==> flow/design.v <==
`timescale 1ns / 1ps
module AHB_MASTER(
                     input             Hclk,
                     input             Hresetn,
                     input [1:0]       Htrans,
                     input [31:0]      Haddr,
                     input [31:0]      Hwdata,
                     input [1:0]       Hburst,
                     input             Hwrite, Hsel, Hready,
                     output reg [31:0]  Haddr_temp,
                     output reg [31:0]  Hwdata_temp,
                     output reg        valid,
                     output reg        Hwrite_temp
                 );
parameter [1:0] IDLE     = 2'b00;
parameter [1:0] BUSY     = 2'b01;
parameter [1:0] ADDRESS  = 2'b10;
parameter [1:0] TRANSFER = 2'b11;
(*MARK_DEBUG = "TRUE"*)(*KEEP = "TRUE"*)reg [1:0] present_state;
(*MARK_DEBUG = "TRUE"*)(*KEEP = "TRUE"*)reg [1:0] next_state;
reg [31:0] addr;
reg [31:0] data;
reg [3:0] count;
reg [3:0] count_next;
always @(posedge Hclk) begin
    if (Hresetn == 1'b0) begin
        addr <= 'b0;
        data <= 'b0;
    end else begin
        if(present_state == ADDRESS || present_state == TRANSFER)
        begin
            addr <= Haddr;
            data <= Hwdata;
        end
    end
end
always @(posedge Hclk) begin
    if (Hresetn == 1'b0) begin
        present_state <= IDLE;
        count <= 4'd0;
    end else begin
        present_state <= next_state;
        count <= count_next;
    end
end
always @* begin
    count_next = count;
    case(present_state)
        IDLE: begin
            if (Hsel && Htrans == 2'b01) begin
                next_state = BUSY;
            end else if (Hsel && (Htrans == 2'b10 || Htrans == 2'b11) && Hready) begin
                next_state = ADDRESS;
            end else begin
                next_state = IDLE;
            end
        end
        BUSY: begin
            if (Hsel && Htrans == 2'b10 && Hready) begin
                next_state = ADDRESS;
            end else if ((Hsel && (Htrans == 2'b01)) || (!Hready)) begin
                next_state = BUSY;
            end else begin
                next_state = IDLE;
            end
        end
        ADDRESS: begin
            if (Hsel && (Htrans == 2'b10 || Htrans == 2'b11) && Hready) begin
                next_state = TRANSFER;
            end else if ((Hsel && (Htrans == 2'b01)) || (!Hready)) begin
                next_state = BUSY;
            end else begin
                next_state = IDLE;   
            end
        end
        TRANSFER: begin
            if (!Hsel || Htrans == 2'b00) begin
                next_state = IDLE;
            end else if ((Htrans == 2'b01) || (!Hready)) begin
                next_state = BUSY;
            end else begin
                case (Hburst)
                    2'b00: next_state = ADDRESS;
                    2'b01: next_state = TRANSFER;
                    2'b10: 
                    begin
                        if(count<=3)
                        begin
                            next_state = TRANSFER;
                            count_next = count+1'b1;
                        end
                        else begin
                            next_state = ADDRESS;
                            count_next = 4'd0;
                        end
                    end
                    2'b11: 
                    begin
                        if(count<=7)
                        begin
                            next_state = TRANSFER;
                            count_next = count+1'b1;
                        end
                        else begin
                            next_state = ADDRESS;
                            count_next = 4'd0;
                        end
                    end
                    default: next_state = IDLE;  
                endcase
            end
        end
        default: begin
            next_state = IDLE;  
        end
    endcase
end
always @(posedge Hclk) begin
    case(present_state)
        IDLE: begin
            valid <= 1'b0;
            Haddr_temp  <= 'b0;
            Hwdata_temp <= 'b0;
            Hwrite_temp <= 1'b0; 
        end
        BUSY: begin
            valid <= valid;
            Haddr_temp  <= Haddr_temp;
            Hwdata_temp <= Hwdata_temp;
            Hwrite_temp <= Hwrite_temp; 
        end
        ADDRESS: begin
            valid <= valid;
            Haddr_temp  <= addr;
            if(Hburst == 2'b00)
            begin
                Hwdata_temp <= data;
                Hwrite_temp <= Hwrite;
            end
            else
            begin
                Hwdata_temp <= Hwdata_temp;
                Hwrite_temp <= Hwrite_temp; 
           end
        end
        TRANSFER: begin
            case (Hburst)
                2'b00: begin
                    valid <= 1'b1;
                    Haddr_temp <= Haddr_temp;
                    Hwdata_temp <= data;
                    Hwrite_temp <= Hwrite; 
                end
                2'b01: begin
                    valid <= 1'b1;
                    Haddr_temp <= Haddr_temp + 1'b1;  
                    Hwdata_temp <= data;  
                    Hwrite_temp <= Hwrite;
                end
                2'b10: begin
                    if (Haddr_temp < (Haddr + 4)) begin
                        valid <= 1'b1;
                        Hwdata_temp <= data;
                        Haddr_temp <=  Haddr_temp + 1'b1;
                        Hwrite_temp <= Hwrite;
                    end else begin
                        valid <= 1'b1;
                        Hwdata_temp <= data;
                        Haddr_temp <=  addr;
                        Hwrite_temp <= Hwrite;
                    end
                end
                2'b11: begin
                    if (Haddr_temp < (Haddr + 8)) begin
                        valid <= 1'b1;
                        Hwdata_temp <= data;
                        Haddr_temp <= Haddr_temp + 1'b1;  
                        Hwrite_temp <= Hwrite;
                    end else begin
                        valid <= 1'b1;
                        Hwdata_temp <= data;
                        Haddr_temp <= addr;                
                        Hwrite_temp <= Hwrite;
                    end
                end
                default: begin
                    valid <= 1'b0;
                    Haddr_temp  <= 'b0;
                    Hwdata_temp <= 'b0;
                    Hwrite_temp <= 'b0; 
                end
            endcase
        end
    endcase
end
endmodule
`timescale 1ns / 1ps
module APB_SLAVE(
input Presetn,
input Pclk,
input [32:0] addr_temp,
input [31:0] data_temp,
input [31:0] Prdata,
input transfer,
input Pready,
output reg    Psel,
output reg [31:0] Paddr,
output reg [31:0] Pdata,
output reg [31:0] rdata_temp,
output reg Pwrite,
output reg Penable
);
reg [2:0] present_state, next_state;
parameter idle  = 2'b01;
parameter setup  = 2'b10;
parameter enable = 2'b11;
always@(posedge Pclk)
begin
  if(!Presetn)
     present_state <= idle;
  else
     present_state <= next_state;
end
always@(*)
begin
next_state = idle;
case(present_state)
idle:
   begin
     if(!transfer)
        next_state = idle;
     else
        next_state = setup;
   end
setup:
    begin      
     if(Psel)
     next_state = enable;
     else
     next_state = idle;
    end
enable:
    begin
     if(Psel)
       if(transfer)
         begin
           if(Pready)
             begin
             next_state = setup;
             end
           else 
             next_state = enable;
         end
     else
       next_state = idle;
   end    
endcase
end
always @(posedge Pclk)
begin
if(!Presetn)
begin
 Psel       <= 1'b0;
 Penable    <= 1'b0;
 Paddr      <= 32'b0;
 Pdata      <= 32'b0;
 rdata_temp <= 32'b0;
 Pwrite     <= 1'b0;
end
else
case(present_state)
idle:
begin
 Psel    <= 1'b1;
 Penable <= 1'b0;
end 
setup:
 Penable <= 1'b0;
enable:
     begin
     if(Psel)
       Penable <= 1'b1;
       if(transfer)
         begin
           if(Pready)
             begin
             Paddr <= addr_temp[31:0];
             Pwrite <= addr_temp[32];
              if(addr_temp[32])
               begin
                 Pdata  <= data_temp;
                 rdata_temp  <= 'b0;
               end
               else
               begin
                 Pdata  <= Pdata;
                 rdata_temp  <= Prdata;
               end  
             end 
             end
end
endcase
end
endmodule
module FIFO_SYNC #(
    parameter WIDTH = 32,
    parameter DEPTH = 16,
    parameter AW    = 4
)(
    input                  clk,
    input                  rst,
    input      [WIDTH-1:0] din,
    input                  wr_en,
    input                  rd_en,
    output reg [WIDTH-1:0] dout,
    output                 full,
    output                 empty
);
reg [WIDTH-1:0] mem [0:DEPTH-1];
reg [AW-1:0]    wptr;
reg [AW-1:0]    rptr;
reg [AW:0]      count;
wire do_wr = wr_en && !full;
wire do_rd = rd_en && !empty;
assign full  = (count == DEPTH);
assign empty = (count == 0);
always @(posedge clk) begin
    if (do_wr)
        mem[wptr] <= din;
end
always @(posedge clk) begin
    if (rst) begin
        wptr  <= {AW{1'b0}};
        rptr  <= {AW{1'b0}};
        count <= {(AW+1){1'b0}};
        dout  <= {WIDTH{1'b0}};
    end else begin
        if (do_wr)
            wptr <= wptr + 1'b1;
        if (do_rd) begin
            rptr <= rptr + 1'b1;
            dout <= mem[rptr];
        end
        case ({do_wr, do_rd})
            2'b10:   count <= count + 1'b1;
            2'b01:   count <= count - 1'b1;
            default: count <= count;
        endcase
    end
end
endmodule
`timescale 1ns / 1ps
module FIFO_CONTROL(
                     input Hclk,
                     input Hresetn,
                     input[31:0]  Haddr_temp,
                     input[31:0]  Hwdata_temp,
                     input       valid,
                     input       Hwrite_temp,
                     input       Pready,
                     output [31:0] data_temp,
                     output [32:0] addr_temp,
                     output transfer,
                     output full
    );
    wire resetn,empty_data, wr_en,rd_en,full_data,full_addr,empty_addr;
    wire [32:0] addr_in;
    FIFO_SYNC #(.WIDTH(32)) F1(
  .rst(resetn),                   
  .clk(Hclk),                
  .din(Hwdata_temp),                   
  .wr_en(wr_en),               
  .rd_en(rd_en),               
  .dout(data_temp),                 
  .full(full_data),                 
  .empty(empty_data)               
);
FIFO_SYNC #(.WIDTH(33)) F2 (
  .rst(resetn),                   
  .clk(Hclk),                
  .din(addr_in),                   
  .wr_en(wr_en),               
  .rd_en(rd_en),               
  .dout(addr_temp),                 
  .full(full_addr),                 
  .empty(empty_addr)               
);
assign full     =  full_data || full_addr;
assign transfer = (!empty_data && !empty_addr);
assign wr_en    =  valid && Hwrite_temp;
assign rd_en    =  transfer && Pready ;
assign addr_in  =  {Hwrite_temp, Haddr_temp};
assign resetn   = !Hresetn;
endmodule
`timescale 1ns / 1ps
module TOP_BRIDGE(
   input Hclk, Hresetn,
                     input [1:0]       Htrans,
                     input [31:0]       Haddr,
                     input [31:0]       Hwdata,
                     input [1:0]       Hburst,
                     input             Hwrite,
                     input             Hsel,
                     input             Pready,
                     input [31:0]      Prdata,
                     output Psel,
                     output [31:0] Paddr,
                     output [31:0] Pdata,
                     output [31:0] rdata_temp,
                     output Pwrite,
                     output Penable
    );
                    wire [31:0]  Haddr_temp;
                    wire [31:0]  Hwdata_temp;
                    wire         valid;
                    wire         Hwrite_temp;
                    wire [31:0]  data_temp;
                    wire [32:0]  addr_temp;
                    wire         transfer;
                    wire         full;
                    wire         Hready;
                    assign Hready = !full;
                    AHB_MASTER AS (
                      .Hclk(Hclk),
                      .Hresetn(Hresetn),
                      .Htrans(Htrans),
                      .Haddr(Haddr),
                      .Hwdata(Hwdata),
                      .Hburst(Hburst),
                      .Hwrite(Hwrite), 
                      .Hsel(Hsel), 
                      .Hready(Hready),
                      .Haddr_temp(Haddr_temp),
                      .Hwdata_temp(Hwdata_temp),
                      .valid(valid),
                      .Hwrite_temp(Hwrite_temp)
                    );  
                    FIFO_CONTROL FC (
                      .Hclk(Hclk), 
                      .Hresetn(Hresetn),
                      .Haddr_temp(Haddr_temp),
                      .Hwdata_temp(Hwdata_temp),
                      .valid(valid),
                      .Hwrite_temp(Hwrite_temp),
                      .Pready(Pready),
                     .data_temp(data_temp),
                     .addr_temp(addr_temp),
                     .transfer(transfer),
                     .full(full)
                    );
                    APB_SLAVE AM (
                    .Presetn(Hresetn),
                    .Pclk(Hclk),
                    .addr_temp(addr_temp),
                    .data_temp(data_temp),
                    .Prdata(Prdata),
                    .transfer(transfer),
                    .Pready(Pready),
                    .Psel(Psel),
                    .Paddr(Paddr),
                    .Pdata(Pdata),
                    .rdata_temp(rdata_temp),
                    .Pwrite(Pwrite),
                    .Penable(Penable)
                    );
endmodule
Lab notebook: TOP_BRIDGE

==> Step by step through the tools: TOP_BRIDGE <==
Module TOP_BRIDGE before and after one edit of its RTL, step after step.
Lines under "orig" count in the file above, lines under "edited" in the edited file.
"delta" is "edited" less "orig", of the values as shown; "rel_change_pct" is that difference over "orig", in percent.
{ "design": {"design": "TOP_BRIDGE", "clk_port": "Hclk", "lib": "sky130hd", "corner": "tt_025C_1v80"} }

==> Diff <==
Unified diff, file above to edited file.
This change comes from a script, not from a designer. The edited design behaves differently; no optimisation was intended.
begin of diff
@@ -88,5 +88,5 @@
                         begin
                             next_state = TRANSFER;
-                            count_next = count+1'b1;
+                            count_next = count|1'b1;
                         end
                         else begin
end of diff

==> Word-level counts <==
Yosys after proc, flatten, opt, wreduce and memory -nomap, before mapping. Memory bits, and registers merged into a memory's read port (data or address), are not among the register bits. Print and check cells are not counted.
Yosys's memory passes give these memory sizes; they may raise the number of words (mostly to a power of two), join words into wider ones and drop unused or constant bits.
{ "classes": {"columns": ["element", "orig", "edited", "delta", "rel_change_pct"], "rows": [
  ["n_addsub", 12, 12, 0, 0.00],
  ["n_reduce_logical", 45, 46, 1, 2.22],
  ["n_cmp", 4, 4, 0, 0.00],
  ["n_eq", 24, 25, 1, 4.17],
  ["mux", 46, 46, 0, 0.00],
  ["bitwise", 2, 2, 0, 0.00]
]} }
{ "op_table": {"columns": ["cell", "orig", "edited", "delta"], "rows": [
  ["3-bit inequality test (second input constant)", 0, 1, 1],
  ["5-bit AND reduction", 0, 1, 1]
]} }
Operator kinds equal on both sides are left out: 42.
{ "bits": {"columns": ["element", "orig", "edited", "delta", "rel_change_pct"], "rows": [
  ["ram_bits", 1040, 1040, 0, 0.00],
  ["memories", 2, 2, 0, 0.00],
  ["out_inout_bits", 99, 99, 0, 0.00],
  ["clocked_rd_ports_x_width", 65, 65, 0, 0.00],
  ["regBits", 264, 264, 0, 0.00],
  ["wordCells", 156, 159, 3, 1.92],
  ["inputBits", 105, 105, 0, 0.00]
]} }
{ "memory_table": {"columns": ["element", "orig", "edited"], "rows": [
  ["mem_shapes", "FC.F2.mem 16 x 33 bit 1R1W; FC.F1.mem 16 x 32 bit 1R1W", "FC.F2.mem 16 x 33 bit 1R1W; FC.F1.mem 16 x 32 bit 1R1W"]
]} }

==> Depth <==
Longest topological path by Yosys (ltp), each cell counted once; first at word level (registers and memories cut), then after technology mapping (sequential cells cut; the memories' decode and read muxes count).
{ "depth": {"columns": ["element", "orig", "edited", "delta", "rel_change_pct"], "rows": [
  ["ltp_word", 7, 7, 0, 0.00],
  ["ABC_AREA", "0", "0", null, null],
  ["ltp_mapped", 18, 19, 1, 5.56],
  ["depth_no_buf", 16, 18, 2, 12.50]
]} }

==> Mapped cells and area <==
The flow's flattened synthesis, as Yosys stat reports it; memories are mapped. The netlist is that of the ABC_AREA named above (0 if unset); the other value can give another one.
{ "synth_totals": {"columns": ["element", "orig", "edited", "delta", "rel_change_pct"], "rows": [
  ["mapped_cells", 3271, 3267, -4, -0.12],
  ["buf_cells", 190, 186, -4, -2.11],
  ["synth_area_um2", 55041.5, 54969.0, -72.5, -0.13],
  ["flip_flops", 1371, 1371, 0, 0.00],
  ["sequential_area_um2", 38516.9, 38516.9, 0.0, 0.00]
]} }
{ "types": {"columns": ["type", "orig", "edited", "delta", "rel_change_pct"], "rows": [
  ["sky130_fd_sc_hd__a21boi_1", 80, 0, -80, -100.00],
  ["sky130_fd_sc_hd__a21boi_0", 153, 232, 79, 51.63],
  ["sky130_fd_sc_hd__clkbuf_1", 94, 108, 14, 14.89],
  ["sky130_fd_sc_hd__buf_1", 31, 18, -13, -41.94],
  ["sky130_fd_sc_hd__o21ai_0", 23, 32, 9, 39.13],
  ["sky130_fd_sc_hd__nor2_1", 63, 71, 8, 12.70],
  ["sky130_fd_sc_hd__xnor2_1", 60, 54, -6, -10.00],
  ["sky130_fd_sc_hd__xor2_1", 45, 51, 6, 13.33],
  ["sky130_fd_sc_hd__nand4_1", 26, 20, -6, -23.08],
  ["sky130_fd_sc_hd__buf_4", 10, 5, -5, -50.00],
  ["sky130_fd_sc_hd__a211oi_1", 0, 5, 5, null],
  ["sky130_fd_sc_hd__nand2b_1", 5, 9, 4, 80.00],
  ["sky130_fd_sc_hd__and2_1", 58, 55, -3, -5.17],
  ["sky130_fd_sc_hd__nand3_1", 39, 36, -3, -7.69],
  ["sky130_fd_sc_hd__and3_1", 13, 16, 3, 23.08],
  ["sky130_fd_sc_hd__and4_1", 6, 3, -3, -50.00],
  ["sky130_fd_sc_hd__a21oi_1", 39, 37, -2, -5.13],
  ["sky130_fd_sc_hd__nor2b_1", 8, 10, 2, 25.00]
]} }
Cell types equal on both sides are left out: 16.
Not every row of either side is listed.
By module: a second synthesis without flattening, with its own total; a netlist apart from the flattened one above.
{ "unflattened": {"columns": ["element", "orig", "edited", "delta", "rel_change_pct"], "rows": [
  ["cells_unflattened", 3354, 3275, -79, -2.36],
  ["hier_area_um2", 56304.0, 55922.4, -381.6, -0.68]
]} }
Rows give one instance, submodules left out.
{ "by_module_orig": {"columns": ["module", "n_inst", "n_cells", "mod_seq_area_um2", "area_um2"], "rows": [
  ["FIFO_SYNC #(WIDTH=33)", 1, 983, 16776.1, 21764.6],
  ["FIFO_SYNC #(WIDTH=32)", 1, 956, 16275.6, 21585.7],
  ["AHB_MASTER", 1, 964, 3423.3, 8670.8],
  ["APB_SLAVE", 1, 445, 2042.0, 4246.6],
  ["FIFO_CONTROL", 1, 5, 0.0, 32.5],
  ["TOP_BRIDGE", 1, 1, 0.0, 3.8]
]} }
{ "by_module_edited": {"columns": ["module", "n_inst", "n_cells", "mod_seq_area_um2", "area_um2"], "rows": [
  ["FIFO_SYNC #(WIDTH=33)", 1, 983, 16776.1, 21764.6],
  ["FIFO_SYNC #(WIDTH=32)", 1, 956, 16275.6, 21585.7],
  ["AHB_MASTER", 1, 885, 3423.3, 8289.2],
  ["APB_SLAVE", 1, 445, 2042.0, 4246.6],
  ["FIFO_CONTROL", 1, 5, 0.0, 32.5],
  ["TOP_BRIDGE", 1, 1, 0.0, 3.8]
]} }

==> Timing after synthesis <==
Path of least setup slack by OpenSTA after synthesis, without wires, with an ideal clock, recovery checks aside; 20% of the period is set as input and as output delay. Where synthesis merged equal registers, the netlist keeps one of their names.
{ "synth_timing": {"columns": ["element", "orig", "edited", "delta", "rel_change_pct"], "rows": [
  ["kind", "input to register", "input to register", null, null],
  ["start", "input port Haddr[3]", "input port Haddr[3]", null, null],
  ["end", "register AS.Haddr_temp[0]", "register AS.Haddr_temp[0]", null, null],
  ["stages", 18, 19, 1, 5.56],
  ["period_ps", 5000, 5000, 0, 0.00],
  ["setup_time_ps", 268, 269, 1, null],
  ["path_buffers", 2, 1, -1, -50.00],
  ["arrival_ps", 4168, 4226, 58, 1.39],
  ["input_delay_ps", 1000, 1000, 0, 0.00],
  ["path_delay_ps", 3436, 3495, 59, 1.72],
  ["path_slack_ps", 563, 505, -58, null],
  ["launch_ps", 1000, 1000, 0, 0.00],
  ["t_required_ps", 4732, 4731, -1, -0.02],
  ["synth_period_reached_ps", 4437, 4495, 58, 1.31]
]} }
"path_delay_ps" is the arrival time less input delay plus setup time.
"stages": output pins that drive a net of the path, with the launching flip-flop's if there is one; two outputs of one cell count as two.
"synth_period_reached_ps" = period - worst setup slack (recovery checks aside). The figure is calculated, with input and output delays left at 20% of the set period.
The rows between start and end are the longest chain of elaborated cells between them; the timing report does not say that the signal goes this way. Where chains are equally long, one stands for them.
Each line given opens the expression or statement behind the cell; cells for indexed reads and writes are added by Yosys, which also makes memories of some case tables.
At most two assigning lines are given for a register; there are more.
{ "synth_between_orig": {"cell_sequence": "sky130_fd_sc_hd__ha_1 > sky130_fd_sc_hd__nand4_2 > sky130_fd_sc_hd__nor4_4 > sky130_fd_sc_hd__and4_4 > sky130_fd_sc_hd__and3_1 > sky130_fd_sc_hd__buf_4 > sky130_fd_sc_hd__and2_4 > sky130_fd_sc_hd__nand3_1 > sky130_fd_sc_hd__xor2_1 > sky130_fd_sc_hd__ha_1 > sky130_fd_sc_hd__nand4_1 > sky130_fd_sc_hd__nor3_1 > sky130_fd_sc_hd__a22o_1 > sky130_fd_sc_hd__o31a_1 > sky130_fd_sc_hd__o22ai_1 > sky130_fd_sc_hd__o21bai_2 > sky130_fd_sc_hd__buf_2 > sky130_fd_sc_hd__o2bb2ai_1", "elab_chain_len": 5, "cells_between": 8, "lines_between": 4, "classes_between": "add/sub (2); compare (2); mux (4)"} }
{ "synth_rtl_orig": {"columns": ["element", "line", "source"], "rows": [
  ["start, declared", 399, "input [31:0]       Haddr,"],
  ["32-bit by 4-bit adder with 32-bit output", 174, "if (Haddr_temp < (Haddr + 8)) begin"],
  ["32-bit < comparator", 174, null],
  ["32-bit 2-to-1 mux", 174, null],
  ["32-bit parallel mux with 3-bit select", 147, "case (Hburst)"],
  ["32-bit parallel mux with 3-bit select", 119, "case(present_state)"],
  ["end, assigned", 128, "Haddr_temp  <= Haddr_temp;"],
  ["end, assigned", 134, "Haddr_temp  <= addr;"],
  ["end, declared", 10, "output reg [31:0]  Haddr_temp,"]
]} }
{ "synth_between_edited": {"cell_sequence": "sky130_fd_sc_hd__ha_1 > sky130_fd_sc_hd__nand3_1 > sky130_fd_sc_hd__nor3_2 > sky130_fd_sc_hd__nand4_2 > sky130_fd_sc_hd__nor3_2 > sky130_fd_sc_hd__nand3_1 > sky130_fd_sc_hd__nor2_1 > sky130_fd_sc_hd__nand2_1 > sky130_fd_sc_hd__xor2_1 > sky130_fd_sc_hd__ha_1 > sky130_fd_sc_hd__nand4_1 > sky130_fd_sc_hd__nor3_1 > sky130_fd_sc_hd__nand2_1 > sky130_fd_sc_hd__nor4_1 > sky130_fd_sc_hd__a21oi_1 > sky130_fd_sc_hd__a21oi_1 > sky130_fd_sc_hd__nand2b_1 > sky130_fd_sc_hd__buf_2 > sky130_fd_sc_hd__o2bb2ai_1", "elab_chain_len": 5, "cells_between": 8, "lines_between": 4, "classes_between": "add/sub (2); compare (2); mux (4)"} }
{ "synth_rtl_edited": {"columns": ["element", "line", "source"], "rows": [
  ["start, declared", 399, "input [31:0]       Haddr,"],
  ["32-bit by 4-bit adder with 32-bit output", 174, "if (Haddr_temp < (Haddr + 8)) begin"],
  ["32-bit < comparator", 174, null],
  ["32-bit 2-to-1 mux", 174, null],
  ["32-bit parallel mux with 3-bit select", 147, "case (Hburst)"],
  ["32-bit parallel mux with 3-bit select", 119, "case(present_state)"],
  ["end, assigned", 128, "Haddr_temp  <= Haddr_temp;"],
  ["end, assigned", 134, "Haddr_temp  <= addr;"],
  ["end, declared", 10, "output reg [31:0]  Haddr_temp,"]
]} }

==> Worst path after layout <==
Path of least setup slack in the final report of each run of pair A (OpenROAD, finished layout, wires in). Where an end is a register, its clock arrival counts in the times.
The report prints the path's times to 10 ps; the period is as set.
{ "layout_timing": {"columns": ["element", "orig", "edited", "delta", "rel_change_pct"], "rows": [
  ["kind", "input to register", "input to register", null, null],
  ["start", "input port Haddr[3]", "input port Haddr[4]", null, null],
  ["end", "register AS.Haddr_temp[8]", "register AS.Haddr_temp[29]", null, null],
  ["path_buffers", 4, 3, -1, -25.00],
  ["launch_ps", 920, 920, 0, 0.00],
  ["period_ps", 4610, 4610, 0, 0.00],
  ["arrival_ps", 4930, 4770, -160, -3.25],
  ["t_required_ps", 5210, 5120, -90, -1.73],
  ["stages", 20, 21, 1, 5.00],
  ["path_slack_ps", 280, 360, 80, null],
  ["setup_time_ps", 150, 250, 100, null],
  ["input_delay_ps", 920, 920, 0, 0.00]
]} }
The rows between start and end are the longest chain of elaborated cells between them; the timing report does not say that the signal goes this way. Where chains are equally long, one stands for them.
At most two assigning lines are given for a register; there are more.
{ "layout_between_orig": {"cell_sequence": "sky130_fd_sc_hd__clkdlybuf4s50_1 > sky130_fd_sc_hd__buf_4 > sky130_fd_sc_hd__ha_1 > sky130_fd_sc_hd__and3_1 > sky130_fd_sc_hd__and3_1 > sky130_fd_sc_hd__nand3_1 > sky130_fd_sc_hd__nor4_4 > sky130_fd_sc_hd__nand4_1 > sky130_fd_sc_hd__nor2_1 > sky130_fd_sc_hd__xnor2_1 > sky130_fd_sc_hd__ha_1 > sky130_fd_sc_hd__nand2_1 > sky130_fd_sc_hd__nor4_2 > sky130_fd_sc_hd__buf_4 > sky130_fd_sc_hd__nand2_1 > sky130_fd_sc_hd__a31oi_1 > sky130_fd_sc_hd__o22ai_2 > sky130_fd_sc_hd__o21bai_2 > sky130_fd_sc_hd__buf_12 > sky130_fd_sc_hd__o2bb2ai_1", "elab_chain_len": 5, "cells_between": 8, "lines_between": 4, "classes_between": "add/sub (2); compare (2); mux (4)"} }
{ "layout_rtl_orig": {"columns": ["element", "line", "source"], "rows": [
  ["start, declared", 399, "input [31:0]       Haddr,"],
  ["32-bit by 4-bit adder with 32-bit output", 174, "if (Haddr_temp < (Haddr + 8)) begin"],
  ["32-bit < comparator", 174, null],
  ["32-bit 2-to-1 mux", 174, null],
  ["32-bit parallel mux with 3-bit select", 147, "case (Hburst)"],
  ["32-bit parallel mux with 3-bit select", 119, "case(present_state)"],
  ["end, assigned", 128, "Haddr_temp  <= Haddr_temp;"],
  ["end, assigned", 134, "Haddr_temp  <= addr;"],
  ["end, declared", 10, "output reg [31:0]  Haddr_temp,"]
]} }
{ "layout_between_edited": {"cell_sequence": "sky130_fd_sc_hd__clkdlybuf4s50_1 > sky130_fd_sc_hd__ha_1 > sky130_fd_sc_hd__nand3_1 > sky130_fd_sc_hd__nor3_2 > sky130_fd_sc_hd__buf_4 > sky130_fd_sc_hd__nand4_2 > sky130_fd_sc_hd__nor3_2 > sky130_fd_sc_hd__nand3_1 > sky130_fd_sc_hd__nor2_1 > sky130_fd_sc_hd__nand2_1 > sky130_fd_sc_hd__xor2_1 > sky130_fd_sc_hd__ha_1 > sky130_fd_sc_hd__nand4_1 > sky130_fd_sc_hd__nor3_1 > sky130_fd_sc_hd__nand2_1 > sky130_fd_sc_hd__nor4_1 > sky130_fd_sc_hd__a21oi_1 > sky130_fd_sc_hd__a21oi_1 > sky130_fd_sc_hd__nand2b_1 > sky130_fd_sc_hd__buf_12 > sky130_fd_sc_hd__o2bb2ai_1", "elab_chain_len": 5, "cells_between": 8, "lines_between": 4, "classes_between": "add/sub (2); compare (2); mux (4)"} }
{ "layout_rtl_edited": {"columns": ["element", "line", "source"], "rows": [
  ["start, declared", 399, "input [31:0]       Haddr,"],
  ["32-bit by 4-bit adder with 32-bit output", 174, "if (Haddr_temp < (Haddr + 8)) begin"],
  ["32-bit < comparator", 174, null],
  ["32-bit 2-to-1 mux", 174, null],
  ["32-bit parallel mux with 3-bit select", 147, "case (Hburst)"],
  ["32-bit parallel mux with 3-bit select", 119, "case(present_state)"],
  ["end, assigned", 128, "Haddr_temp  <= Haddr_temp;"],
  ["end, assigned", 134, "Haddr_temp  <= addr;"],
  ["end, declared", 10, "output reg [31:0]  Haddr_temp,"]
]} }

==> Measured runs <==
Runs of the flow (Yosys, OpenROAD) on both versions; the two runs of a pair have the same settings. The constraints put input and output delay at 20% of the set period each and load the outputs with 0.01 pF.
{ "settings_pair_A": {"CORE_UTILIZATION": 40, "PLACE_DENSITY": 0.6, "period_ns": 4.61, "CAP_MARGIN": 20, "CORE_MARGIN": 2, "SLEW_MARGIN": 20} }
{ "measured_pair_A": {"columns": ["element", "orig", "edited", "delta", "rel_change_pct"], "rows": [
  ["fin_ws_ps", 278, 357, 79, null],
  ["die_area_um2", 140588.0, 140404.0, -184.0, -0.13],
  ["tns_setup_ps", 0, 0, 0, null],
  ["yosys_chip_area_um2", 55041.5, 54969.0, -72.5, -0.13],
  ["final_hold_ws_ps", 448, 454, 6, null],
  ["post_route_util_pct", 47.3, 47.4, 0.1, null],
  ["stdcell_area_um2", 64785.9, 64938.5, 152.6, 0.24],
  ["fin_power_uw", 24983, 25532, 549, 2.20],
  ["period_less_ws_ps", 4332, 4253, -79, -1.82]
]} }
{ "settings_pair_B": {"ABC_AREA": 1, "CORE_UTILIZATION": 38, "CTS_CLUSTER_DIAMETER": 155, "GPL_TIMING_DRIVEN": 0, "PLACE_DENSITY_LB_ADDON": 0.06, "period_ns": 3.4, "CAP_MARGIN": 20, "CORE_MARGIN": 2, "SLEW_MARGIN": 20} }
{ "measured_pair_B": {"columns": ["element", "orig", "edited", "delta", "rel_change_pct"], "rows": [
  ["fin_ws_ps", 21, 84, 63, null],
  ["die_area_um2", 151554.0, 153519.0, 1965.0, 1.30],
  ["tns_setup_ps", 0, 0, 0, null],
  ["yosys_chip_area_um2", 56414.1, 57152.3, 738.2, 1.31],
  ["final_hold_ws_ps", 238, 198, -40, null],
  ["post_route_util_pct", 46.3, 45.9, -0.4, null],
  ["stdcell_area_um2", 68243.0, 68737.2, 494.2, 0.72],
  ["fin_power_uw", 35744, 36241, 497, 1.39],
  ["period_less_ws_ps", 3379, 3316, -63, -1.86]
]} }
"period_less_ws_ps" means the clock period less the worst setup slack. The figure is calculated, with input and output delays left at 20% of the set period.
"fin_power_uw": no workload was simulated; the value follows from the tool's default switching activity.
